==> flow/design.v <==
module bcd (
    start_value,
    reset,
    clock,
    increment,
    convert,
    ready,
    bcd_value,
    int_value,
    num_digits,
    is_invalid
);
    input [33:0] start_value;
    input reset;
    input clock;
    input increment;
    input convert;
    output ready;
    output [43:0] bcd_value;
    output [33:0] int_value;
    output [4:0] num_digits;
    output is_invalid;
    wire _56;
    wire [19:0] _52;
    wire [19:0] _51;
    wire _53;
    wire [15:0] _49;
    wire [15:0] _48;
    wire _50;
    wire [11:0] _46;
    wire [11:0] _45;
    wire _47;
    wire [7:0] _43;
    wire [7:0] _42;
    wire _44;
    wire [3:0] _40;
    wire [3:0] _39;
    wire _41;
    wire [3:0] _34;
    wire [4:0] _35;
    reg _54;
    wire _32;
    wire _55;
    wire _58;
    reg _60;
    wire _1;
    reg _57;
    wire [4:0] _30;
    wire [4:0] _104;
    wire [3:0] _102;
    wire [3:0] _101;
    wire _103;
    wire [4:0] _106;
    wire [4:0] _100;
    wire [3:0] _97;
    wire _99;
    wire [4:0] _107;
    wire [4:0] _96;
    wire [3:0] _93;
    wire _95;
    wire [4:0] _108;
    wire [4:0] _92;
    wire [3:0] _89;
    wire _91;
    wire [4:0] _109;
    wire [4:0] _88;
    wire [3:0] _85;
    wire _87;
    wire [4:0] _110;
    wire [4:0] _84;
    wire [3:0] _81;
    wire _83;
    wire [4:0] _111;
    wire [4:0] _80;
    wire [3:0] _77;
    wire _79;
    wire [4:0] _112;
    wire [4:0] _76;
    wire [3:0] _73;
    wire _75;
    wire [4:0] _113;
    wire [4:0] _72;
    wire [3:0] _69;
    wire _71;
    wire [4:0] _114;
    wire [4:0] _68;
    wire [3:0] _65;
    wire _67;
    wire [4:0] _115;
    wire [4:0] _64;
    wire [3:0] _61;
    wire _63;
    wire [4:0] _116;
    wire [4:0] _117;
    reg [4:0] _118;
    wire [4:0] _3;
    reg [4:0] _31;
    wire [33:0] _119;
    wire [33:0] _123;
    wire [33:0] _124;
    wire [33:0] _121;
    reg [33:0] _126;
    wire [33:0] _5;
    reg [33:0] _120;
    wire [43:0] _37;
    wire [3:0] _341;
    wire [3:0] _342;
    wire [3:0] _338;
    wire _339;
    wire _340;
    wire [3:0] _344;
    wire [3:0] _334;
    wire _331;
    wire _332;
    wire [3:0] _336;
    wire [3:0] _337;
    wire [3:0] _326;
    wire _323;
    wire _324;
    wire [3:0] _328;
    wire [3:0] _329;
    wire [3:0] _318;
    wire _315;
    wire _316;
    wire [3:0] _320;
    wire [3:0] _321;
    wire [3:0] _310;
    wire _307;
    wire _308;
    wire [3:0] _312;
    wire [3:0] _313;
    wire [3:0] _302;
    wire _299;
    wire _300;
    wire [3:0] _304;
    wire [3:0] _305;
    wire [3:0] _294;
    wire _291;
    wire _292;
    wire [3:0] _296;
    wire [3:0] _297;
    wire [3:0] _286;
    wire _283;
    wire _284;
    wire [3:0] _288;
    wire [3:0] _289;
    wire [3:0] _278;
    wire _275;
    wire _276;
    wire [3:0] _280;
    wire [3:0] _281;
    wire [3:0] _270;
    wire _267;
    wire _268;
    wire [3:0] _272;
    wire [3:0] _273;
    wire [3:0] _262;
    wire _259;
    wire _260;
    wire [3:0] _264;
    wire [3:0] _257;
    wire [3:0] _253;
    wire _255;
    wire [3:0] _249;
    wire _251;
    wire [3:0] _245;
    wire _247;
    wire [3:0] _241;
    wire _243;
    wire [3:0] _237;
    wire _239;
    wire [3:0] _233;
    wire _235;
    wire [3:0] _229;
    wire _231;
    wire [3:0] _225;
    wire _227;
    wire [3:0] _221;
    wire _223;
    wire [3:0] _218;
    wire _220;
    wire _224;
    wire _228;
    wire _232;
    wire _236;
    wire _240;
    wire _244;
    wire _248;
    wire _252;
    wire _256;
    wire [3:0] _265;
    wire [43:0] _345;
    wire [32:0] _130;
    wire [33:0] _132;
    wire [33:0] _8;
    wire [33:0] _129;
    reg [33:0] _134;
    wire [33:0] _9;
    reg [33:0] convert_buffer;
    wire _216;
    wire [3:0] _211;
    wire [3:0] _212;
    wire [3:0] _208;
    wire [3:0] _207;
    wire _209;
    wire _210;
    wire [3:0] _213;
    wire [3:0] _205;
    wire [3:0] _200;
    wire _202;
    wire _203;
    wire [3:0] _206;
    wire [3:0] _198;
    wire [3:0] _193;
    wire _195;
    wire _196;
    wire [3:0] _199;
    wire [3:0] _191;
    wire [3:0] _186;
    wire _188;
    wire _189;
    wire [3:0] _192;
    wire [3:0] _184;
    wire [3:0] _179;
    wire _181;
    wire _182;
    wire [3:0] _185;
    wire [3:0] _177;
    wire [3:0] _172;
    wire _174;
    wire _175;
    wire [3:0] _178;
    wire [3:0] _170;
    wire [3:0] _165;
    wire _167;
    wire _168;
    wire [3:0] _171;
    wire [3:0] _163;
    wire [3:0] _158;
    wire _160;
    wire _161;
    wire [3:0] _164;
    wire [3:0] _156;
    wire [3:0] _151;
    wire _153;
    wire _154;
    wire [3:0] _157;
    wire [3:0] _149;
    wire [3:0] _144;
    wire _146;
    wire _147;
    wire [3:0] _150;
    wire [3:0] _142;
    wire [3:0] _137;
    wire _139;
    wire _140;
    wire [3:0] _143;
    wire [43:0] _214;
    wire [42:0] _215;
    wire [43:0] _217;
    wire [43:0] _136;
    reg [43:0] _346;
    wire [43:0] _10;
    reg [43:0] _38;
    wire _364;
    wire [1:0] _25;
    wire vdd;
    wire gnd;
    wire _348;
    reg _349;
    wire _12;
    reg _28;
    wire _29;
    wire [1:0] _362;
    wire [1:0] _59;
    wire [5:0] _359;
    wire [5:0] _350;
    wire _14;
    wire _16;
    wire [5:0] _354;
    wire [5:0] _355;
    wire [5:0] _353;
    reg [5:0] _356;
    wire [5:0] _17;
    reg [5:0] bits_processed;
    wire _360;
    wire [1:0] _361;
    wire [1:0] _133;
    wire [1:0] _125;
    wire _19;
    wire [1:0] _357;
    wire _21;
    wire [1:0] _358;
    reg [1:0] _363;
    wire [1:0] _22;
    (* fsm_encoding="one_hot" *)
    reg [1:0] _26;
    reg _365;
    wire _23;
    assign _56 = 1'b0;
    assign _52 = _38[39:20];
    assign _51 = _38[19:0];
    assign _53 = _51 == _52;
    assign _49 = _38[31:16];
    assign _48 = _38[15:0];
    assign _50 = _48 == _49;
    assign _46 = _38[23:12];
    assign _45 = _38[11:0];
    assign _47 = _45 == _46;
    assign _43 = _38[15:8];
    assign _42 = _38[7:0];
    assign _44 = _42 == _43;
    assign _40 = _38[7:4];
    assign _39 = _38[3:0];
    assign _41 = _39 == _40;
    assign _34 = _31[4:1];
    assign _35 = { _56,
                   _34 };
    always @* begin
        case (_35)
        0:
            _54 <= gnd;
        1:
            _54 <= _41;
        2:
            _54 <= _44;
        3:
            _54 <= _47;
        4:
            _54 <= _50;
        default:
            _54 <= _53;
        endcase
    end
    assign _32 = _31[0:0];
    assign _55 = _32 ? gnd : _54;
    assign _58 = _29 ? _57 : _55;
    always @* begin
        case (_26)
        2'b11:
            _60 <= _58;
        default:
            _60 <= _57;
        endcase
    end
    assign _1 = _60;
    always @(posedge _16) begin
        if (_14)
            _57 <= _56;
        else
            _57 <= _1;
    end
    assign _30 = 5'b00000;
    assign _104 = 5'b00001;
    assign _102 = 4'b0000;
    assign _101 = _38[3:0];
    assign _103 = _101 == _102;
    assign _106 = _103 ? _30 : _104;
    assign _100 = 5'b00010;
    assign _97 = _38[7:4];
    assign _99 = _97 == _102;
    assign _107 = _99 ? _106 : _100;
    assign _96 = 5'b00011;
    assign _93 = _38[11:8];
    assign _95 = _93 == _102;
    assign _108 = _95 ? _107 : _96;
    assign _92 = 5'b00100;
    assign _89 = _38[15:12];
    assign _91 = _89 == _102;
    assign _109 = _91 ? _108 : _92;
    assign _88 = 5'b00101;
    assign _85 = _38[19:16];
    assign _87 = _85 == _102;
    assign _110 = _87 ? _109 : _88;
    assign _84 = 5'b00110;
    assign _81 = _38[23:20];
    assign _83 = _81 == _102;
    assign _111 = _83 ? _110 : _84;
    assign _80 = 5'b00111;
    assign _77 = _38[27:24];
    assign _79 = _77 == _102;
    assign _112 = _79 ? _111 : _80;
    assign _76 = 5'b01000;
    assign _73 = _38[31:28];
    assign _75 = _73 == _102;
    assign _113 = _75 ? _112 : _76;
    assign _72 = 5'b01001;
    assign _69 = _38[35:32];
    assign _71 = _69 == _102;
    assign _114 = _71 ? _113 : _72;
    assign _68 = 5'b01010;
    assign _65 = _38[39:36];
    assign _67 = _65 == _102;
    assign _115 = _67 ? _114 : _68;
    assign _64 = 5'b01011;
    assign _61 = _38[43:40];
    assign _63 = _61 == _102;
    assign _116 = _63 ? _115 : _64;
    assign _117 = _29 ? _116 : _31;
    always @* begin
        case (_26)
        2'b11:
            _118 <= _117;
        default:
            _118 <= _31;
        endcase
    end
    assign _3 = _118;
    always @(posedge _16) begin
        if (_14)
            _31 <= _30;
        else
            _31 <= _3;
    end
    assign _119 = 34'b0000000000000000000000000000000000;
    assign _123 = 34'b0000000000000000000000000000000001;
    assign _124 = _120 + _123;
    assign _121 = _21 ? _8 : _120;
    always @* begin
        case (_26)
        2'b00:
            _126 <= _121;
        2'b10:
            _126 <= _124;
        default:
            _126 <= _120;
        endcase
    end
    assign _5 = _126;
    always @(posedge _16) begin
        if (_14)
            _120 <= _119;
        else
            _120 <= _5;
    end
    assign _37 = 44'b00000000000000000000000000000000000000000000;
    assign _341 = 4'b0001;
    assign _342 = _218 + _341;
    assign _338 = 4'b1001;
    assign _339 = _218 < _338;
    assign _340 = ~ _339;
    assign _344 = _340 ? _102 : _342;
    assign _334 = _221 + _341;
    assign _331 = _221 < _338;
    assign _332 = ~ _331;
    assign _336 = _332 ? _102 : _334;
    assign _337 = _220 ? _336 : _221;
    assign _326 = _225 + _341;
    assign _323 = _225 < _338;
    assign _324 = ~ _323;
    assign _328 = _324 ? _102 : _326;
    assign _329 = _224 ? _328 : _225;
    assign _318 = _229 + _341;
    assign _315 = _229 < _338;
    assign _316 = ~ _315;
    assign _320 = _316 ? _102 : _318;
    assign _321 = _228 ? _320 : _229;
    assign _310 = _233 + _341;
    assign _307 = _233 < _338;
    assign _308 = ~ _307;
    assign _312 = _308 ? _102 : _310;
    assign _313 = _232 ? _312 : _233;
    assign _302 = _237 + _341;
    assign _299 = _237 < _338;
    assign _300 = ~ _299;
    assign _304 = _300 ? _102 : _302;
    assign _305 = _236 ? _304 : _237;
    assign _294 = _241 + _341;
    assign _291 = _241 < _338;
    assign _292 = ~ _291;
    assign _296 = _292 ? _102 : _294;
    assign _297 = _240 ? _296 : _241;
    assign _286 = _245 + _341;
    assign _283 = _245 < _338;
    assign _284 = ~ _283;
    assign _288 = _284 ? _102 : _286;
    assign _289 = _244 ? _288 : _245;
    assign _278 = _249 + _341;
    assign _275 = _249 < _338;
    assign _276 = ~ _275;
    assign _280 = _276 ? _102 : _278;
    assign _281 = _248 ? _280 : _249;
    assign _270 = _253 + _341;
    assign _267 = _253 < _338;
    assign _268 = ~ _267;
    assign _272 = _268 ? _102 : _270;
    assign _273 = _252 ? _272 : _253;
    assign _262 = _257 + _341;
    assign _259 = _257 < _338;
    assign _260 = ~ _259;
    assign _264 = _260 ? _102 : _262;
    assign _257 = _38[43:40];
    assign _253 = _38[39:36];
    assign _255 = _253 == _338;
    assign _249 = _38[35:32];
    assign _251 = _249 == _338;
    assign _245 = _38[31:28];
    assign _247 = _245 == _338;
    assign _241 = _38[27:24];
    assign _243 = _241 == _338;
    assign _237 = _38[23:20];
    assign _239 = _237 == _338;
    assign _233 = _38[19:16];
    assign _235 = _233 == _338;
    assign _229 = _38[15:12];
    assign _231 = _229 == _338;
    assign _225 = _38[11:8];
    assign _227 = _225 == _338;
    assign _221 = _38[7:4];
    assign _223 = _221 == _338;
    assign _218 = _38[3:0];
    assign _220 = _218 == _338;
    assign _224 = _220 ? _223 : gnd;
    assign _228 = _224 ? _227 : gnd;
    assign _232 = _228 ? _231 : gnd;
    assign _236 = _232 ? _235 : gnd;
    assign _240 = _236 ? _239 : gnd;
    assign _244 = _240 ? _243 : gnd;
    assign _248 = _244 ? _247 : gnd;
    assign _252 = _248 ? _251 : gnd;
    assign _256 = _252 ? _255 : gnd;
    assign _265 = _256 ? _264 : _257;
    assign _345 = { _265,
                    _273,
                    _281,
                    _289,
                    _297,
                    _305,
                    _313,
                    _321,
                    _329,
                    _337,
                    _344 };
    assign _130 = convert_buffer[32:0];
    assign _132 = { _130,
                    _56 };
    assign _8 = start_value;
    assign _129 = _21 ? _8 : convert_buffer;
    always @* begin
        case (_26)
        2'b00:
            _134 <= _129;
        2'b01:
            _134 <= _132;
        default:
            _134 <= convert_buffer;
        endcase
    end
    assign _9 = _134;
    always @(posedge _16) begin
        if (_14)
            convert_buffer <= _119;
        else
            convert_buffer <= _9;
    end
    assign _216 = convert_buffer[33:33];
    assign _211 = 4'b0011;
    assign _212 = _207 + _211;
    assign _208 = 4'b0101;
    assign _207 = _38[3:0];
    assign _209 = _207 < _208;
    assign _210 = ~ _209;
    assign _213 = _210 ? _212 : _207;
    assign _205 = _200 + _211;
    assign _200 = _38[7:4];
    assign _202 = _200 < _208;
    assign _203 = ~ _202;
    assign _206 = _203 ? _205 : _200;
    assign _198 = _193 + _211;
    assign _193 = _38[11:8];
    assign _195 = _193 < _208;
    assign _196 = ~ _195;
    assign _199 = _196 ? _198 : _193;
    assign _191 = _186 + _211;
    assign _186 = _38[15:12];
    assign _188 = _186 < _208;
    assign _189 = ~ _188;
    assign _192 = _189 ? _191 : _186;
    assign _184 = _179 + _211;
    assign _179 = _38[19:16];
    assign _181 = _179 < _208;
    assign _182 = ~ _181;
    assign _185 = _182 ? _184 : _179;
    assign _177 = _172 + _211;
    assign _172 = _38[23:20];
    assign _174 = _172 < _208;
    assign _175 = ~ _174;
    assign _178 = _175 ? _177 : _172;
    assign _170 = _165 + _211;
    assign _165 = _38[27:24];
    assign _167 = _165 < _208;
    assign _168 = ~ _167;
    assign _171 = _168 ? _170 : _165;
    assign _163 = _158 + _211;
    assign _158 = _38[31:28];
    assign _160 = _158 < _208;
    assign _161 = ~ _160;
    assign _164 = _161 ? _163 : _158;
    assign _156 = _151 + _211;
    assign _151 = _38[35:32];
    assign _153 = _151 < _208;
    assign _154 = ~ _153;
    assign _157 = _154 ? _156 : _151;
    assign _149 = _144 + _211;
    assign _144 = _38[39:36];
    assign _146 = _144 < _208;
    assign _147 = ~ _146;
    assign _150 = _147 ? _149 : _144;
    assign _142 = _137 + _211;
    assign _137 = _38[43:40];
    assign _139 = _137 < _208;
    assign _140 = ~ _139;
    assign _143 = _140 ? _142 : _137;
    assign _214 = { _143,
                    _150,
                    _157,
                    _164,
                    _171,
                    _178,
                    _185,
                    _192,
                    _199,
                    _206,
                    _213 };
    assign _215 = _214[42:0];
    assign _217 = { _215,
                    _216 };
    assign _136 = _21 ? _37 : _38;
    always @* begin
        case (_26)
        2'b00:
            _346 <= _136;
        2'b01:
            _346 <= _217;
        2'b10:
            _346 <= _345;
        default:
            _346 <= _38;
        endcase
    end
    assign _10 = _346;
    always @(posedge _16) begin
        if (_14)
            _38 <= _37;
        else
            _38 <= _10;
    end
    assign _364 = _21 ? gnd : vdd;
    assign _25 = 2'b00;
    assign vdd = 1'b1;
    assign gnd = 1'b0;
    assign _348 = _29 ? vdd : gnd;
    always @* begin
        case (_26)
        2'b11:
            _349 <= _348;
        default:
            _349 <= _28;
        endcase
    end
    assign _12 = _349;
    always @(posedge _16) begin
        if (_14)
            _28 <= _56;
        else
            _28 <= _12;
    end
    assign _29 = ~ _28;
    assign _362 = _29 ? _26 : _25;
    assign _59 = 2'b11;
    assign _359 = 6'b100001;
    assign _350 = 6'b000000;
    assign _14 = reset;
    assign _16 = clock;
    assign _354 = 6'b000001;
    assign _355 = bits_processed + _354;
    assign _353 = _21 ? _350 : bits_processed;
    always @* begin
        case (_26)
        2'b00:
            _356 <= _353;
        2'b01:
            _356 <= _355;
        default:
            _356 <= bits_processed;
        endcase
    end
    assign _17 = _356;
    always @(posedge _16) begin
        if (_14)
            bits_processed <= _350;
        else
            bits_processed <= _17;
    end
    assign _360 = bits_processed == _359;
    assign _361 = _360 ? _59 : _26;
    assign _133 = 2'b01;
    assign _125 = 2'b10;
    assign _19 = increment;
    assign _357 = _19 ? _125 : _26;
    assign _21 = convert;
    assign _358 = _21 ? _133 : _357;
    always @* begin
        case (_26)
        2'b00:
            _363 <= _358;
        2'b01:
            _363 <= _361;
        2'b10:
            _363 <= _59;
        2'b11:
            _363 <= _362;
        default:
            _363 <= _26;
        endcase
    end
    assign _22 = _363;
    always @(posedge _16) begin
        if (_14)
            _26 <= _25;
        else
            _26 <= _22;
    end
    always @* begin
        case (_26)
        2'b00:
            _365 <= _364;
        default:
            _365 <= gnd;
        endcase
    end
    assign _23 = _365;
    assign ready = _23;
    assign bcd_value = _38;
    assign int_value = _120;
    assign num_digits = _31;
    assign is_invalid = _57;
endmodule
module aoc (
    data_value,
    data_valid,
    reset,
    clock,
    puzzle,
    result_valid,
    result_value,
    data_ready,
    debug
);
    input [63:0] data_value;
    input data_valid;
    input reset;
    input clock;
    input [4:0] puzzle;
    output result_valid;
    output [63:0] result_value;
    output data_ready;
    output [1:0] debug;
    wire [1:0] _29;
    wire [1:0] _63;
    wire [1:0] _59;
    wire [1:0] _58;
    wire [1:0] _60;
    wire [1:0] _61;
    wire [1:0] _62;
    wire [1:0] _64;
    wire [1:0] _66;
    wire [1:0] _67;
    wire [1:0] _1;
    reg [1:0] _30;
    wire _68;
    wire _72;
    wire _70;
    wire _71;
    wire _73;
    wire _74;
    wire _3;
    reg _69;
    wire [63:0] _89;
    wire [33:0] _79;
    wire [29:0] _78;
    wire [63:0] _80;
    wire [63:0] _81;
    wire _77;
    wire [63:0] _82;
    wire [63:0] _83;
    wire [63:0] _84;
    wire [63:0] _85;
    wire [63:0] _86;
    wire [63:0] _87;
    wire [63:0] _88;
    wire [63:0] _5;
    reg [63:0] invalid_sum;
    wire [63:0] _91;
    wire [63:0] _92;
    wire [63:0] _93;
    wire [63:0] _94;
    wire [63:0] _95;
    wire [63:0] _6;
    reg [63:0] _90;
    wire _150;
    wire _151;
    wire _152;
    wire [33:0] _33;
    wire [33:0] _146;
    wire [33:0] _147;
    wire [33:0] _142;
    wire [33:0] _143;
    wire [33:0] _144;
    wire [63:0] _9;
    wire [33:0] _136;
    wire _11;
    wire [33:0] _137;
    wire [33:0] _133;
    wire [33:0] _134;
    wire _126;
    wire [33:0] _97;
    wire [33:0] _96;
    wire [33:0] _98;
    wire [33:0] _99;
    wire [33:0] _100;
    wire [33:0] _101;
    wire [33:0] _12;
    reg [33:0] range;
    wire [33:0] _118;
    wire _56;
    wire _102;
    wire _103;
    wire _104;
    wire _105;
    wire _106;
    wire _107;
    wire _13;
    reg _51;
    wire gnd;
    wire _109;
    wire _110;
    wire _111;
    wire _112;
    wire _14;
    reg _49;
    wire _16;
    wire _18;
    wire [84:0] _52;
    wire _53;
    wire _54;
    wire _57;
    wire [33:0] _119;
    wire [33:0] _116;
    wire [33:0] _120;
    wire [33:0] _121;
    wire [33:0] _122;
    wire [33:0] _123;
    wire [33:0] _124;
    wire [33:0] _19;
    reg [33:0] range_counter;
    wire _47;
    wire _127;
    wire vdd;
    wire _108;
    wire _125;
    wire _128;
    wire _129;
    wire _130;
    wire _131;
    wire _20;
    reg _40;
    wire _42;
    wire [33:0] _135;
    wire [33:0] _138;
    wire [33:0] _139;
    wire [33:0] _140;
    wire [33:0] _21;
    reg [33:0] _36;
    wire _38;
    wire [33:0] _145;
    wire [33:0] _148;
    wire [33:0] _149;
    wire [33:0] _22;
    reg [33:0] _32;
    wire _34;
    wire _153;
    wire [4:0] _27;
    wire [4:0] _24;
    wire _28;
    wire _154;
    wire _25;
    reg _114;
    assign _29 = 2'b00;
    assign _63 = 2'b01;
    assign _59 = 2'b11;
    assign _58 = 2'b10;
    assign _60 = _57 ? _59 : _58;
    assign _61 = _47 ? _60 : _30;
    assign _62 = _42 ? _61 : _30;
    assign _64 = _38 ? _63 : _62;
    assign _66 = _34 ? _29 : _64;
    assign _67 = _28 ? _66 : _30;
    assign _1 = _67;
    always @(posedge _18) begin
        if (_16)
            _30 <= _29;
        else
            _30 <= _1;
    end
    assign _68 = 1'b0;
    assign _72 = _11 ? gnd : vdd;
    assign _70 = _11 ? gnd : vdd;
    assign _71 = _38 ? _70 : gnd;
    assign _73 = _34 ? _72 : _71;
    assign _74 = _28 ? _73 : _69;
    assign _3 = _74;
    always @(posedge _18) begin
        if (_16)
            _69 <= _68;
        else
            _69 <= _3;
    end
    assign _89 = 64'b0000000000000000000000000000000000000000000000000000000000000000;
    assign _79 = _52[78:45];
    assign _78 = 30'b000000000000000000000000000000;
    assign _80 = { _78,
                   _79 };
    assign _81 = invalid_sum + _80;
    assign _77 = _52[84:84];
    assign _82 = _77 ? _81 : invalid_sum;
    assign _83 = _57 ? _82 : invalid_sum;
    assign _84 = _47 ? _83 : invalid_sum;
    assign _85 = _42 ? _84 : invalid_sum;
    assign _86 = _38 ? invalid_sum : _85;
    assign _87 = _34 ? invalid_sum : _86;
    assign _88 = _28 ? _87 : invalid_sum;
    assign _5 = _88;
    always @(posedge _18) begin
        if (_16)
            invalid_sum <= _89;
        else
            invalid_sum <= _5;
    end
    assign _91 = _47 ? _90 : invalid_sum;
    assign _92 = _42 ? _91 : _90;
    assign _93 = _38 ? _90 : _92;
    assign _94 = _34 ? _90 : _93;
    assign _95 = _28 ? _94 : _90;
    assign _6 = _95;
    always @(posedge _18) begin
        if (_16)
            _90 <= _89;
        else
            _90 <= _6;
    end
    assign _150 = _47 ? gnd : vdd;
    assign _151 = _42 ? _150 : gnd;
    assign _152 = _38 ? _114 : _151;
    assign _33 = 34'b0000000000000000000000000000000000;
    assign _146 = _9[33:0];
    assign _147 = _11 ? _146 : _32;
    assign _142 = _114 ? _33 : _32;
    assign _143 = _47 ? _32 : _142;
    assign _144 = _42 ? _143 : _32;
    assign _9 = data_value;
    assign _136 = _9[33:0];
    assign _11 = data_valid;
    assign _137 = _11 ? _136 : _36;
    assign _133 = _114 ? _33 : _36;
    assign _134 = _47 ? _36 : _133;
    assign _126 = _114 ? gnd : _125;
    assign _97 = 34'b0000000000000000000000000000000001;
    assign _96 = _36 - _32;
    assign _98 = _96 + _97;
    assign _99 = _38 ? range : _98;
    assign _100 = _34 ? range : _99;
    assign _101 = _28 ? _100 : range;
    assign _12 = _101;
    always @(posedge _18) begin
        if (_16)
            range <= _33;
        else
            range <= _12;
    end
    assign _118 = range_counter + _97;
    assign _56 = _51 == gnd;
    assign _102 = _57 ? vdd : gnd;
    assign _103 = _47 ? _102 : gnd;
    assign _104 = _42 ? _103 : gnd;
    assign _105 = _38 ? _51 : _104;
    assign _106 = _34 ? _51 : _105;
    assign _107 = _28 ? _106 : _51;
    assign _13 = _107;
    always @(posedge _18) begin
        if (_16)
            _51 <= _68;
        else
            _51 <= _13;
    end
    assign gnd = 1'b0;
    assign _109 = _108 ? vdd : gnd;
    assign _110 = _38 ? _49 : _109;
    assign _111 = _34 ? _49 : _110;
    assign _112 = _28 ? _111 : _49;
    assign _14 = _112;
    always @(posedge _18) begin
        if (_16)
            _49 <= _68;
        else
            _49 <= _14;
    end
    assign _16 = reset;
    assign _18 = clock;
    bcd
        bcd
        ( .clock(_18),
          .reset(_16),
          .convert(_49),
          .start_value(_32),
          .increment(_51),
          .ready(_52[0:0]),
          .bcd_value(_52[44:1]),
          .int_value(_52[78:45]),
          .num_digits(_52[83:79]),
          .is_invalid(_52[84:84]) );
    assign _53 = _52[0:0];
    assign _54 = _53 == vdd;
    assign _57 = _54 & _56;
    assign _119 = _57 ? _118 : range_counter;
    assign _116 = _114 ? _33 : range_counter;
    assign _120 = _47 ? _119 : _116;
    assign _121 = _42 ? _120 : range_counter;
    assign _122 = _38 ? range_counter : _121;
    assign _123 = _34 ? range_counter : _122;
    assign _124 = _28 ? _123 : range_counter;
    assign _19 = _124;
    always @(posedge _18) begin
        if (_16)
            range_counter <= _33;
        else
            range_counter <= _19;
    end
    assign _47 = range_counter < range;
    assign _127 = _47 ? _125 : _126;
    assign vdd = 1'b1;
    assign _108 = ~ _40;
    assign _125 = _108 ? vdd : _40;
    assign _128 = _42 ? _127 : _125;
    assign _129 = _38 ? _40 : _128;
    assign _130 = _34 ? _40 : _129;
    assign _131 = _28 ? _130 : _40;
    assign _20 = _131;
    always @(posedge _18) begin
        if (_16)
            _40 <= _68;
        else
            _40 <= _20;
    end
    assign _42 = _40 == vdd;
    assign _135 = _42 ? _134 : _36;
    assign _138 = _38 ? _137 : _135;
    assign _139 = _34 ? _36 : _138;
    assign _140 = _28 ? _139 : _36;
    assign _21 = _140;
    always @(posedge _18) begin
        if (_16)
            _36 <= _33;
        else
            _36 <= _21;
    end
    assign _38 = _36 == _33;
    assign _145 = _38 ? _32 : _144;
    assign _148 = _34 ? _147 : _145;
    assign _149 = _28 ? _148 : _32;
    assign _22 = _149;
    always @(posedge _18) begin
        if (_16)
            _32 <= _33;
        else
            _32 <= _22;
    end
    assign _34 = _32 == _33;
    assign _153 = _34 ? _114 : _152;
    assign _27 = 5'b00100;
    assign _24 = puzzle;
    assign _28 = _24 == _27;
    assign _154 = _28 ? _153 : _114;
    assign _25 = _154;
    always @(posedge _18) begin
        if (_16)
            _114 <= _68;
        else
            _114 <= _25;
    end
    assign result_valid = _114;
    assign result_value = _90;
    assign data_ready = _69;
    assign debug = _30;
endmodule
module aoc_top (
    puzzle,
    data_value,
    data_valid,
    reset,
    clock,
    result_valid,
    result_value,
    data_ready,
    debug
);
    input [4:0] puzzle;
    input [63:0] data_value;
    input data_valid;
    input reset;
    input clock;
    output result_valid;
    output [63:0] result_value;
    output data_ready;
    output [1:0] debug;
    wire [1:0] _16;
    wire _17;
    wire [63:0] _18;
    wire [4:0] _5;
    wire [63:0] _7;
    wire _9;
    wire _11;
    wire _13;
    wire [67:0] _15;
    wire _19;
    assign _16 = _15[67:66];
    assign _17 = _15[65:65];
    assign _18 = _15[64:1];
    assign _5 = puzzle;
    assign _7 = data_value;
    assign _9 = data_valid;
    assign _11 = reset;
    assign _13 = clock;
    aoc
        aoc
        ( .clock(_13),
          .reset(_11),
          .data_valid(_9),
          .data_value(_7),
          .puzzle(_5),
          .result_valid(_15[0:0]),
          .result_value(_15[64:1]),
          .data_ready(_15[65:65]),
          .debug(_15[67:66]) );
    assign _19 = _15[0:0];
    assign result_valid = _19;
    assign result_value = _18;
    assign data_ready = _17;
    assign debug = _16;
endmodule
module aoc_day2 (
    input         clock,
    input         reset,
    input  [63:0] data_value,
    input         data_valid,
    output        data_ready,
    output        result_valid,
    output [63:0] result_value
);
    wire [1:0] debug_unused;
    aoc aoc (
        .clock        (clock),
        .reset        (reset),
        .puzzle       (5'b00100),
        .data_value   (data_value),
        .data_valid   (data_valid),
        .data_ready   (data_ready),
        .result_valid (result_valid),
        .result_value (result_value),
        .debug        (debug_unused)
    );
endmodule
# ---- Tool chain data of aoc_day2
# Tool output for the design above, in the order of the flow.
# Lines are those of the file above, counted from 1.
# Operators: Yosys type, input widths -> output width; for muxes data width and select width s.
# Cell names lack the library's common part.
# A cell with -- has no value.
dict set report setup {
  top {aoc_day2}
  clock {clock}
  lib {sky130hd}
  lib_corner {tt_025C_1v80}
}

# ---- Word-level counts
# Source: Yosys, flattened and elaborated, memories not mapped. Widths are those after wreduce. Registers that Yosys merges into a memory's read port (data or address) are not register bits. Print and check cells do not count. Equal cells are merged and count once.
dict set report word_totals {
  register_bits 396
  output_inout_bits 66
  wordCells 264
  input_bits 67
}
dict set report classes {
  logic 6
  n_mux 90
  n_reduce_logical 45
  cmp 23
  equal 43
  n_addsub 28
}
# cell n
set ops {}
lappend ops {{$mux 34} 10}
lappend ops {{$mux 4} 35}
lappend ops {{$pmux 34 s2} 2}
lappend ops {{$pmux 44 s3} 1}
lappend ops {{$add 34x1->34 const B} 3}
lappend ops {{$logic_not 34->1} 2}
lappend ops {{$add 64x34->64} 1}
lappend ops {{$add 4x1->4 const B} 11}
lappend ops {{$lt 4x3->1 const B} 11}
lappend ops {{$lt 4x4->1 const B} 11}
lappend ops {{$logic_not 4->1} 11}
lappend ops {{$mux 44} 1}
lappend ops {{$add 4x2->4 const B} 10}
lappend ops {{$eq 4x4->1 const B} 10}
lappend ops {{$ne 2x2->1 const B} 17}
lappend ops {{$sub 34x34->34} 1}
lappend ops {{$lt 34x34->1} 1}
lappend ops {{$reduce_and 3->1} 11}
lappend ops {{$mux 1} 26}
lappend ops {{$eq 20x20->1} 1}
lappend ops {{$eq 16x16->1} 1}
lappend ops {{$reduce_and 5->1} 3}
lappend ops {{$mux 3} 5}
lappend ops {{$reduce_bool 2->1} 7}
lappend ops {{$eq 12x12->1} 1}
lappend ops {{$reduce_and 2->1} 6}
lappend ops {{$pmux 6 s2} 1}
lappend ops {{$mux 2} 6}
# Other operator kinds: 22; their cells: 29.

# ---- Longest topological paths
# Depth = most cells in a row (Yosys ltp): at word level without a register or memory, in the mapped netlist without a sequential cell, where the memories' decode and read muxes count.
dict set report logic_depth {
  ltp_word 12
  abc_area 0
  mapped_depth 14
  mapped_depth_nobuf 14
}

# ---- After synthesis
# Yosys stat after the flow's synthesis: flattened, memories mapped to cells. It holds for the ABC_AREA given above (unset counts as 0); a run with the other value may have another netlist.
# The area totals of this step are shown rounded.
dict set report synth_totals {
  cells 3083
  n_buf 190
  sequential_area_mm2 0.0079
  ffs 397
  mapped_area_mm2 0.024
}
# cell_type n area_total_um2
set types {}
lappend types {dfxtp_1 397 7.95E+03}
lappend types {ha_1 169 2.11E+03}
lappend types {a21oi_1 356 1.78E+03}
lappend types {nand2_1 451 1.69E+03}
lappend types {nor2_1 219 822.038}
lappend types {o21ai_0 146 730.701}
lappend types {xnor2_1 80 700.672}
lappend types {nand3_1 127 635.61}
lappend types {clkbuf_1 152 570.547}
lappend types {mux2i_1 54 540.518}
lappend types {inv_1 138 517.997}
lappend types {a211oi_1 67 502.982}
lappend types {xor2_1 50 437.92}
lappend types {nand4_1 49 306.544}
lappend types {a21o_1 40 300.288}
lappend types {a22o_1 34 297.786}
lappend types {nor3_1 45 225.216}
lappend types {nor4_1 35 218.96}
# Other cell types: 76; their cells: 474.
# The figures by module come from a second, unflattened synthesis with its own total; it is not the netlist above.
dict set report unflattened {
  cells_unflattened 3025
  hier_area_mm2 0.024
}
# Each row is one instance without its submodules.
# module mod_area_mm2 n_inst cells seq_area_mm2
set by_module {}
lappend by_module {aoc 0.015 1 1871 0.0054}
lappend by_module {bcd 0.009 1 1152 0.0026}
lappend by_module {aoc_day2 0.0000075 1 2 0}

# ---- Worst setup path after synthesis
# OpenSTA on the mapped netlist: ideal clock, no wires. The path of least setup slack (recovery checks aside). Input and output delay are each 20% of the period. Register names are those of the netlist, which keeps one name where synthesis merged equal registers.
dict set report synth_path {
  path_type {register -> register}
  start {reg aoc._32[17]}
  end {reg aoc.range[32]}
  arrival_ns 2.970
  period_ns 5.0
  required_ns 4.878
  path_slack_ns 1.908
  t_first_pin_ns 0.000
  setup_time_ns 0.122
  path_buffers 0
  driving_pins 13
  delay_ns 3.092
  synth_period_reached_ns 3.092
}
# "delay_ns" is the arrival time less input delay plus setup time.
# "driving_pins": output pins that drive a net of the path, with the launching flip-flop's if there is one; two outputs of one cell count as two.
# "synth_period_reached_ns" = period - worst setup slack (recovery checks aside). The figure is calculated, with input and output delays left at 20% of the set period.
# The rows between start and end are the longest chain of elaborated cells between them; the timing report does not say that the signal goes this way. Where chains are equally long, one stands for them.
# Each line given opens the expression or statement behind the cell; cells for indexed reads and writes are added by Yosys, which also makes memories of some case tables.
dict set report synth_between {
  path_cell_list {dfxtp_1 > inv_1 > ha_1 > ha_1 > a21o_1 > a31o_2 > a211oi_1 > o211ai_1 > a2111oi_1 > o31ai_1 > nand3_1 > mux2i_1 > a311o_1}
  elab_chain_len 3
  cone_cells 5
  lines_between 3
  classes_between {add/sub: 2; logic: 1; reduce/logical: 2}
}
# item line
set synth_lines {}
lappend synth_lines {{start, declared} 880} ;# reg [33:0] _32;
lappend synth_lines {{start, assigned} 1074} ;# _32 <= _33;
lappend synth_lines {{start, assigned} 1076} ;# _32 <= _22;
lappend synth_lines {{$logic_not 34->1} 1078} ;# assign _34 = _32 == _33;
lappend synth_lines {{$not 1->1} --}
lappend synth_lines {{$reduce_and 2->1} --}
lappend synth_lines {{end, assigned} 977} ;# range <= _33;
lappend synth_lines {{end, assigned} 979} ;# range <= _12;
lappend synth_lines {{end, declared} 824} ;# reg [33:0] range;

# ---- Worst path after layout
# Path of least setup slack in the final report of flow run A (OpenROAD, finished layout, wires in). Where an end is a register, its clock arrival counts in the times.
dict set report layout_path {
  path_type {register -> register}
  start {reg aoc.range[13]}
  end {reg aoc.invalid_sum[52]}
  setup_time_ns 0.08
  t_first_pin_ns 0.56
  required_ns 3.22
  arrival_ns 3.55
  path_buffers 1
  path_slack_ns -0.33
  period_ns 2.75
  driving_pins 13
}
# The rows between start and end are the longest chain of elaborated cells between them; the timing report does not say that the signal goes this way. Where chains are equally long, one stands for them.
dict set report layout_between {
  path_cell_list {dfxtp_2 > inv_1 > ha_1 > and4_1 > nand2_2 > a2bb2oi_2 > o311ai_4 > a22oi_4 > nand2_4 > a311o_1 > buf_6 > or4_1 > a21oi_1}
  elab_chain_len 2
  cone_cells 2
  lines_between 1
  classes_between {compare: 1; reduce/logical: 1}
}
# item line
set layout_lines {}
lappend layout_lines {{start, declared} 824} ;# reg [33:0] range;
lappend layout_lines {{start, assigned} 977} ;# range <= _33;
lappend layout_lines {{start, assigned} 979} ;# range <= _12;
lappend layout_lines {{$lt 34x34->1} 1039} ;# assign _47 = range_counter < range;
lappend layout_lines {{$reduce_and 6->1} --}
lappend layout_lines {{end, assigned} 936} ;# invalid_sum <= _89;
lappend layout_lines {{end, assigned} 938} ;# invalid_sum <= _5;
lappend layout_lines {{end, declared} 793} ;# reg [63:0] invalid_sum;

Module aoc_day2, platform sky130hd: 3 stored runs of the flow (Yosys, OpenROAD) with differing settings, in no particular order. Input and output delays are each 20% of the period that was set; the output load is 0.01 pF.
"period_reached_ns": clock period set for the run, less the worst setup slack. It is reckoned from that one timing run; input and output delays stay at 20% of the period that was set.
By "worst_path_ns" is meant the share of the clock period that the worst setup path is allowed (20% is reserved at inputs, 20% at outputs), minus its slack. Clock arrival times at its registers enter into it.
By "final_power_mw" is meant OpenSTA's value without simulated activity: inputs other than the clock are taken to toggle once in ten clock periods, and the tool carries that through the logic.
The results are shown rounded.

# flow run A
==> flow/run.sh <==
#!/bin/bash
# the make line also repeats the synthesis and layout settings of config.mk as NAME=value (left out here)
make -C /OpenROAD-flow-scripts/flow DESIGN_CONFIG=/design/flow/config.mk WORK_HOME=/design/flow/orfs CLKGATE_MAP_FILE= finish
==> flow/config.mk <==
export PLATFORM = sky130hd
export DESIGN_NAME = aoc_day2
export DESIGN_NICKNAME = aoc_day2
export VERILOG_FILES = /design/flow/design.v
export SDC_FILE = /design/flow/constraint.sdc
export NUM_CORES = 4
export LEC_CHECK = 0
export CAP_MARGIN = 20
export CORE_MARGIN = 2
export CORE_UTILIZATION = 58
export CTS_CLUSTER_DIAMETER = 309
export CTS_CLUSTER_SIZE = 30
export HOLD_SLACK_MARGIN = 0.28
export MAX_ROUTING_LAYER = met4
export MIN_ROUTING_LAYER = met1
export PLACE_DENSITY = 0.37
export SLEW_MARGIN = 30
export TNS_END_PERCENT = 95
==> flow/constraint.sdc <==
create_clock -name core_clock -period 2.75 [get_ports {clock}]
set_input_delay 0.5500 -clock core_clock [delete_from_list [all_inputs] [get_ports {clock}]]
set_output_delay 0.5500 -clock core_clock [all_outputs]
set_load 0.01 [all_outputs]

==> flow run A: results <==
worst_path_ns=3.08
path_kind="register -> register"
die_mm2=0.043
final_power_mw=31
period_reached_ns=3.077
worst_setup_slack_ns=-0.33
stdcell_area_mm2=0.032
hold_ws_ns=0.33
layout_utilization_frac=0.79
total_negative_slack_ns=-19
synth_chip_area_mm2=0.024

# flow run B
==> flow/run.sh <==
#!/bin/bash
# the make line also repeats the synthesis and layout settings of config.mk as NAME=value (left out here)
make -C /OpenROAD-flow-scripts/flow DESIGN_CONFIG=/design/flow/config.mk WORK_HOME=/design/flow/orfs CLKGATE_MAP_FILE= finish
==> flow/config.mk <==
export PLATFORM = sky130hd
export DESIGN_NAME = aoc_day2
export DESIGN_NICKNAME = aoc_day2
export VERILOG_FILES = /design/flow/design.v
export SDC_FILE = /design/flow/constraint.sdc
export NUM_CORES = 4
export LEC_CHECK = 0
export CAP_MARGIN = 20
export CORE_MARGIN = 2
export CORE_UTILIZATION = 40
export SETUP_SLACK_MARGIN = 0.39
export SLEW_MARGIN = 20
==> flow/constraint.sdc <==
create_clock -name core_clock -period 3.93 [get_ports {clock}]
set_input_delay 0.7860 -clock core_clock [delete_from_list [all_inputs] [get_ports {clock}]]
set_output_delay 0.7860 -clock core_clock [all_outputs]
set_load 0.01 [all_outputs]

==> flow run B: results <==
worst_path_ns=3.40
path_kind="register -> register"
die_mm2=0.062
final_power_mw=19
period_reached_ns=3.405
worst_setup_slack_ns=0.53
stdcell_area_mm2=0.027
hold_ws_ns=0.45
layout_utilization_frac=0.46
total_negative_slack_ns=0.000
synth_chip_area_mm2=0.024

# flow run C
==> flow/run.sh <==
#!/bin/bash
# the make line also repeats the synthesis and layout settings of config.mk as NAME=value (left out here)
make -C /OpenROAD-flow-scripts/flow DESIGN_CONFIG=/design/flow/config.mk WORK_HOME=/design/flow/orfs CLKGATE_MAP_FILE= finish
==> flow/config.mk <==
export PLATFORM = sky130hd
export DESIGN_NAME = aoc_day2
export DESIGN_NICKNAME = aoc_day2
export VERILOG_FILES = /design/flow/design.v
export SDC_FILE = /design/flow/constraint.sdc
export NUM_CORES = 4
export LEC_CHECK = 0
export ABC_AREA = 0
export CAP_MARGIN = 20
export CELL_PAD_IN_SITES_GLOBAL_PLACEMENT = 1
export CORE_ASPECT_RATIO = 1.34
export CORE_MARGIN = 10
export CORE_UTILIZATION = 58
export CTS_CLUSTER_DIAMETER = 309
export CTS_CLUSTER_SIZE = 30
export GPL_ROUTABILITY_DRIVEN = 0
export GPL_TIMING_DRIVEN = 0
export HOLD_SLACK_MARGIN = 0.28
export MAX_ROUTING_LAYER = met5
export MIN_ROUTING_LAYER = met1
export PLACE_DENSITY = 0.37
export SLEW_MARGIN = 30
export TNS_END_PERCENT = 95
==> flow/constraint.sdc <==
create_clock -name core_clock -period 5.78 [get_ports {clock}]
set_input_delay 1.1560 -clock core_clock [delete_from_list [all_inputs] [get_ports {clock}]]
set_output_delay 1.1560 -clock core_clock [all_outputs]
set_load 0.01 [all_outputs]

==> flow run C: results <==
worst_path_ns=3.29
path_kind="input -> register"
die_mm2=0.05
final_power_mw=12
period_reached_ns=4.445
worst_setup_slack_ns=1.3
stdcell_area_mm2=0.026
hold_ws_ns=0.46
layout_utilization_frac=0.64
total_negative_slack_ns=0.000
synth_chip_area_mm2=0.024
